==> flow/design.v <==
module ALU_STAGE (
  input clock_in,
  input [31:0] a_in,
  input [31:0] b_in,
  input [3:0] uop_in,
  output [31:0] result_out
);
reg [31:0] a_q;
reg [31:0] b_q;
reg [3:0] uop_q;
reg [31:0] result_q;
wire [31:0] alu_result;
ALU #(.DATA_WIDTH(32)) alu0 (
  .a_data_in(a_q),
  .b_data_in(b_q),
  .uop_in(uop_q),
  .result_out(alu_result)
);
always @(posedge clock_in) begin
  a_q <= a_in;
  b_q <= b_in;
  uop_q <= uop_in;
  result_q <= alu_result;
end
assign result_out = result_q;
endmodule

module ALU
  #(parameter DATA_WIDTH = 32)(
    input [DATA_WIDTH-1:0]  a_data_in,  
    input [DATA_WIDTH-1:0]  b_data_in,  
    input [3:0]             uop_in,
    output reg [DATA_WIDTH-1:0] result_out
);
always@(*) begin
  case(uop_in)
    4'b0000: result_out = a_data_in + b_data_in;
    4'b0001: result_out = a_data_in - b_data_in;
    4'b0010: result_out = a_data_in|b_data_in;
    4'b0011: result_out = a_data_in&b_data_in;
    4'b0100: result_out = a_data_in^b_data_in;
    4'b1000: result_out = a_data_in;
    4'b1001: result_out = b_data_in;
    4'b1010: result_out = ($signed(a_data_in)<$signed(b_data_in))?32'd1:32'd0;
    4'b1011: result_out = (a_data_in<b_data_in)?32'd1:32'd0;
    4'b1101: result_out = $signed(a_data_in) >>> b_data_in[4:0];
    4'b1110: result_out = a_data_in >> b_data_in[4:0];
    4'b1111: result_out = a_data_in << b_data_in[4:0];
    default: result_out = 32'h00000000;
  endcase
end
endmodule
# == From RTL to reports: ALU_STAGE ==
# Each step is given for the RTL above and for the edited RTL.
# "before" refers to lines of the RTL above, "after" to lines of the edited file.
# "delta" is "after" less "before", of the values as shown; "rel_change_pct" is that difference over "before", in percent.
# Cell names lack the library's common part.
# Not given: --
# inputs
design,ALU_STAGE
clock_port,clock_in
cell_library,sky130hd
corner,tt_025C_1v80

# == Diff ==
# The edit as a unified diff against the file above.
# This change comes from a script, not from a designer. The edited design behaves differently; no optimisation was intended.
# begin of diff
@@ -25,5 +25,4 @@
 assign result_out = result_q;
 endmodule
-
 module ALU
   #(parameter DATA_WIDTH = 32)(
@@ -42,5 +41,5 @@
     4'b1000: result_out = a_data_in;
     4'b1001: result_out = b_data_in;
-    4'b1010: result_out = ($signed(a_data_in)<$signed(b_data_in))?32'd1:32'd0;
+    4'b1010: result_out = ($signed(a_data_in)==$signed(b_data_in))?32'd1:32'd0;
     4'b1011: result_out = (a_data_in<b_data_in)?32'd1:32'd0;
     4'b1101: result_out = $signed(a_data_in) >>> b_data_in[4:0];
# end of diff

# == Elaborated design ==
# Counts by Yosys on the flattened word-level netlist (proc, flatten, opt, wreduce; memories kept). Register bits leave out memories and registers merged into their read ports (data or address); mux counts leave out enables and synchronous resets folded into registers. Print and check cells are left out.
# word_totals
element,before,after,delta,rel_change_pct
out_inout_bits,32,32,0,0.00
in_bits,69,69,0,0.00
regBits,100,100,0,0.00
elab_cells,29,29,0,0.00
# classes
element,before,after,delta,rel_change_pct
mux,3,3,0,0.00
n_reduce_logical,1,1,0,0.00
bitwise,3,3,0,0.00
addsub,2,2,0,0.00
compare,2,1,-1,-50.00
shifts,3,3,0,0.00
n_eq,11,12,1,9.09
# ops
op,before,after,delta,rel_change_pct
32-bit less-than comparator,2,1,-1,-50.00
32-bit == test,0,1,1,--
4-bit == test (second input constant),7,7,0,0.00
4-bit by 2-bit == test with 1-bit output (second input constant),2,2,0,0.00
1-bit two-way mux,2,2,0,0.00
32-bit adder,1,1,0,0.00
32-bit bitwise AND,1,1,0,0.00
4-bit by 1-bit == test with 1-bit output (second input constant),1,1,0,0.00
4-bit by 3-bit == test with 1-bit output (second input constant),1,1,0,0.00
4-bit zero test,1,1,0,0.00
32-bit bitwise OR,1,1,0,0.00
32-bit case mux with 12-bit select,1,1,0,0.00
32-bit by 5-bit left shift with 32-bit output,1,1,0,0.00
32-bit by 5-bit right shift with 32-bit output,1,1,0,0.00
32-bit by 5-bit >>> shifter with 32-bit output,1,1,0,0.00
32-bit subtractor,1,1,0,0.00
32-bit XOR,1,1,0,0.00

# == Longest topological paths ==
# Depth = most cells in a row (Yosys ltp): at word level without a register or memory, in the mapped netlist without a sequential cell, where the memories' decode and read muxes count.
# logic_depth
element,before,after,delta,rel_change_pct
ltp_word,3,3,0,0.00
ABC_AREA,0,0,--,--
depth_mapped,16,16,0,0.00
ltp_nobuf,13,12,-1,-7.69

# == Mapped cells and area ==
# The flow's flattened synthesis, as Yosys stat reports it; memories are mapped. The netlist is that of the ABC_AREA named above (0 if unset); the other value can give another one.
# types
cell_type,before,after,delta,rel_change_pct
o21ai_0,131,91,-40,-30.53
nand3_1,26,13,-13,-50.00
a21oi_1,111,123,12,10.81
nand2_1,119,129,10,8.40
buf_2,13,23,10,76.92
nand4_1,10,20,10,100.00
mux2_2,8,18,10,125.00
nor2_1,177,168,-9,-5.08
o21bai_1,7,16,9,128.57
a221oi_1,26,18,-8,-30.77
a21o_1,20,28,8,40.00
o21ai_1,10,2,-8,-80.00
a222oi_1,8,0,-8,-100.00
a2111oi_0,4,12,8,200.00
and3_1,7,14,7,100.00
a221o_1,4,11,7,175.00
o211ai_1,15,21,6,40.00
nand2b_1,13,7,-6,-46.15
# Not every row of either side is listed.
# mapped
element,before,after,delta,rel_change_pct
sequential_area_um2,2001.9,2001.9,0.0,0.00
buffers,105,112,7,6.67
mapped_cells,1425,1449,24,1.68
ff_cells,100,100,0,0.00
yosys_area_um2,10816.6,11123.2,306.6,2.83
# By module: a second synthesis without flattening, with its own total; a netlist apart from the flattened one above.
# hier_totals
element,before,after,delta,rel_change_pct
hier_cells,1354,1433,79,5.83
hier_area_um2,10759.1,10958.0,198.9,1.85
# Each row is one instance without its submodules.
# by_module_before
mod,mod_seq_area_um2,cells,area_um2,instances
ALU #(DATA_WIDTH=32),0.0,1254,8757.1,1
ALU_STAGE,2001.9,100,2001.9,1
# by_module_after
mod,mod_seq_area_um2,cells,area_um2,instances
ALU #(DATA_WIDTH=32),0.0,1333,8956.1,1
ALU_STAGE,2001.9,100,2001.9,1

# == Worst setup path after synthesis ==
# OpenSTA on the mapped netlist: ideal clock, no wires. The path of least setup slack (recovery checks aside). Input and output delay are each 20% of the period. Register names are those of the netlist, which keeps one name where synthesis merged equal registers.
# synth_timing
element,before,after,delta,rel_change_pct
path_kind,reg-to-reg,reg-to-reg,--,--
startpoint,register b_q[2],register b_q[2],--,--
endpoint,register result_q[26],register result_q[20],--,--
setup_ps,120,134,14,--
n_path_buf,4,5,1,25.00
arrival_time_ps,4246,3971,-275,-6.48
setup_slack_ps,-366,-105,261,--
t_required_ps,3880,3866,-14,-0.36
t_first_pin_ps,0,0,0,--
path_stages,17,17,0,0.00
tclk_ps,4000,4000,0,0.00
delay_ps,4366,4105,-261,-5.98
period_less_setup_slack_ps,4366,4105,-261,-5.98
# "delay_ps" is the arrival time less input delay plus setup time.
# "path_stages": output pins that drive a net of the path, with the launching flip-flop's if there is one; two outputs of one cell count as two.
# "period_less_setup_slack_ps" = period - worst setup slack (recovery checks aside). The figure is calculated, with input and output delays left at 20% of the set period.
# The rows between start and end are the longest chain of elaborated cells between them; the timing report does not say that the signal goes this way. Where chains are equally long, one stands for them.
# A line is the first line of the expression or statement that the cell stems from. Yosys adds cells for indexed reads and writes and turns some case tables into memories.
# synth_between_before
cell_sequence,dfxtp_1 > clkbuf_1 > inv_2 > buf_1 > clkbuf_1 > buf_1 > ha_1 > a21o_1 > a221oi_4 > a21oi_2 > a311o_1 > a31oi_4 > o221ai_2 > o21ai_2 > o41ai_1 > a221o_1 > a211o_1
elab_chain_len,2
cone_cells,6
cone_lines,6
cone_classes,add/sub: 2; shift: 3; mux: 1
# synth_rtl_before
element,line,rtl
from (decl),9,reg [31:0] b_q;
from (assign),21,b_q <= b_in;
32-bit subtractor,38,4'b0001: result_out = a_data_in - b_data_in;
32-bit case mux with 12-bit select,36,case(uop_in)
to (assign),23,result_q <= alu_result;
to (decl),11,reg [31:0] result_q;
# synth_between_after
cell_sequence,dfxtp_1 > inv_1 > buf_2 > buf_2 > buf_2 > buf_1 > ha_1 > buf_2 > a211oi_2 > o21ai_2 > a211oi_2 > o21bai_1 > a221o_1 > a31o_1 > nor3_2 > a311oi_1 > or4_1
elab_chain_len,2
cone_cells,6
cone_lines,6
cone_classes,add/sub: 2; shift: 3; mux: 1
# synth_rtl_after
element,line,rtl
from (decl),9,reg [31:0] b_q;
from (assign),21,b_q <= b_in;
32-bit subtractor,37,4'b0001: result_out = a_data_in - b_data_in;
32-bit case mux with 12-bit select,35,case(uop_in)
to (assign),23,result_q <= alu_result;
to (decl),11,reg [31:0] result_q;

# == Worst path after layout ==
# Path of least setup slack in the final report of the runs of pair A (OpenROAD, finished layout, wires in). Where an end is a register, its clock arrival counts in the times.
# The report prints the path's times to 10 ps; the period is as set.
# layout_timing
element,before,after,delta,rel_change_pct
path_kind,reg-to-reg,reg-to-reg,--,--
startpoint,register a_q[0],register a_q[0],--,--
endpoint,register result_q[26],register result_q[20],--,--
setup_slack_ps,150,180,30,--
tclk_ps,3700,3700,0,0.00
t_required_ps,3950,3950,0,0.00
setup_ps,100,120,20,--
n_path_buf,0,0,0,--
path_stages,13,12,-1,-7.69
t_first_pin_ps,350,370,20,5.71
arrival_time_ps,3800,3770,-30,-0.79
# layout_between_before
cell_sequence,dfxtp_1 > ha_1 > fa_1 > a21o_1 > a221oi_4 > a21oi_2 > a311o_1 > a31oi_4 > o221ai_2 > o21ai_2 > o41ai_1 > a221o_1 > a211o_1
# layout_rtl_before
element,line,rtl
from (decl),8,reg [31:0] a_q;
from (assign),20,a_q <= a_in;
to (assign),23,result_q <= alu_result;
to (decl),11,reg [31:0] result_q;
# before: No chain of elaborated cells between the ends is given.
# layout_between_after
cell_sequence,dfxtp_1 > ha_1 > fa_1 > a211oi_2 > o21ai_2 > a211oi_2 > o21bai_1 > a221o_1 > a31o_1 > nor3_2 > a311oi_1 > or4_1
# layout_rtl_after
element,line,rtl
from (decl),8,reg [31:0] a_q;
from (assign),20,a_q <= a_in;
to (assign),23,result_q <= alu_result;
to (decl),11,reg [31:0] result_q;
# after: No chain of elaborated cells between the ends is given.

# == Layout results ==
# Both versions went through the flow (Yosys, OpenROAD) with the same settings in each pair. Constraints: input delay and output delay 20% of the set period each, output load 0.01 pF.
# flow_settings_pair_A
period_ns,3.7
CAP_MARGIN,20
CORE_MARGIN,2
CORE_UTILIZATION,40
SLEW_MARGIN,20
# measured_pair_A
element,before,after,delta,rel_change_pct
final_cell_area_um2,12797.3,13175.1,377.8,2.95
synthesis_area_um2,10816.6,11123.2,306.6,2.83
worstSetupSlack_ps,151,178,27,--
achievedPeriod_ps,3549,3522,-27,-0.76
final_hold_ws_ps,580,543,-37,--
total_power_uw,3891,3893,2,0.05
fin_util_pct,47.9,47.8,-0.1,--
setup_tns_ps,0,0,0,--
final_die_area_um2,28373.7,29157.3,783.6,2.76
# flow_settings_pair_B
CORE_ASPECT_RATIO,1.2
CORE_UTILIZATION,50
CTS_CLUSTER_SIZE,77
PLACE_DENSITY_LB_ADDON,0.27
SETUP_SLACK_MARGIN,0.28
SLEW_MARGIN,0
TNS_END_PERCENT,65
period_ns,2.24
CAP_MARGIN,20
CORE_MARGIN,2
# measured_pair_B
element,before,after,delta,rel_change_pct
final_cell_area_um2,16889.9,17694.5,804.6,4.76
synthesis_area_um2,10816.6,11123.2,306.6,2.83
worstSetupSlack_ps,-1092,-905,187,--
achievedPeriod_ps,3332,3145,-187,-5.61
final_hold_ws_ps,505,493,-12,--
total_power_uw,7616,7766,150,1.97
fin_util_pct,80.0,81.3,1.3,--
setup_tns_ps,-20698,-20325,373,--
final_die_area_um2,22830.3,23459.8,629.5,2.76
# "achievedPeriod_ps" is the run's clock period less its worst setup slack. It is reckoned from that one timing run; input and output delays stay at 20% of the period that was set.
# "total_power_uw": no workload was simulated; the value follows from the tool's default switching activity.
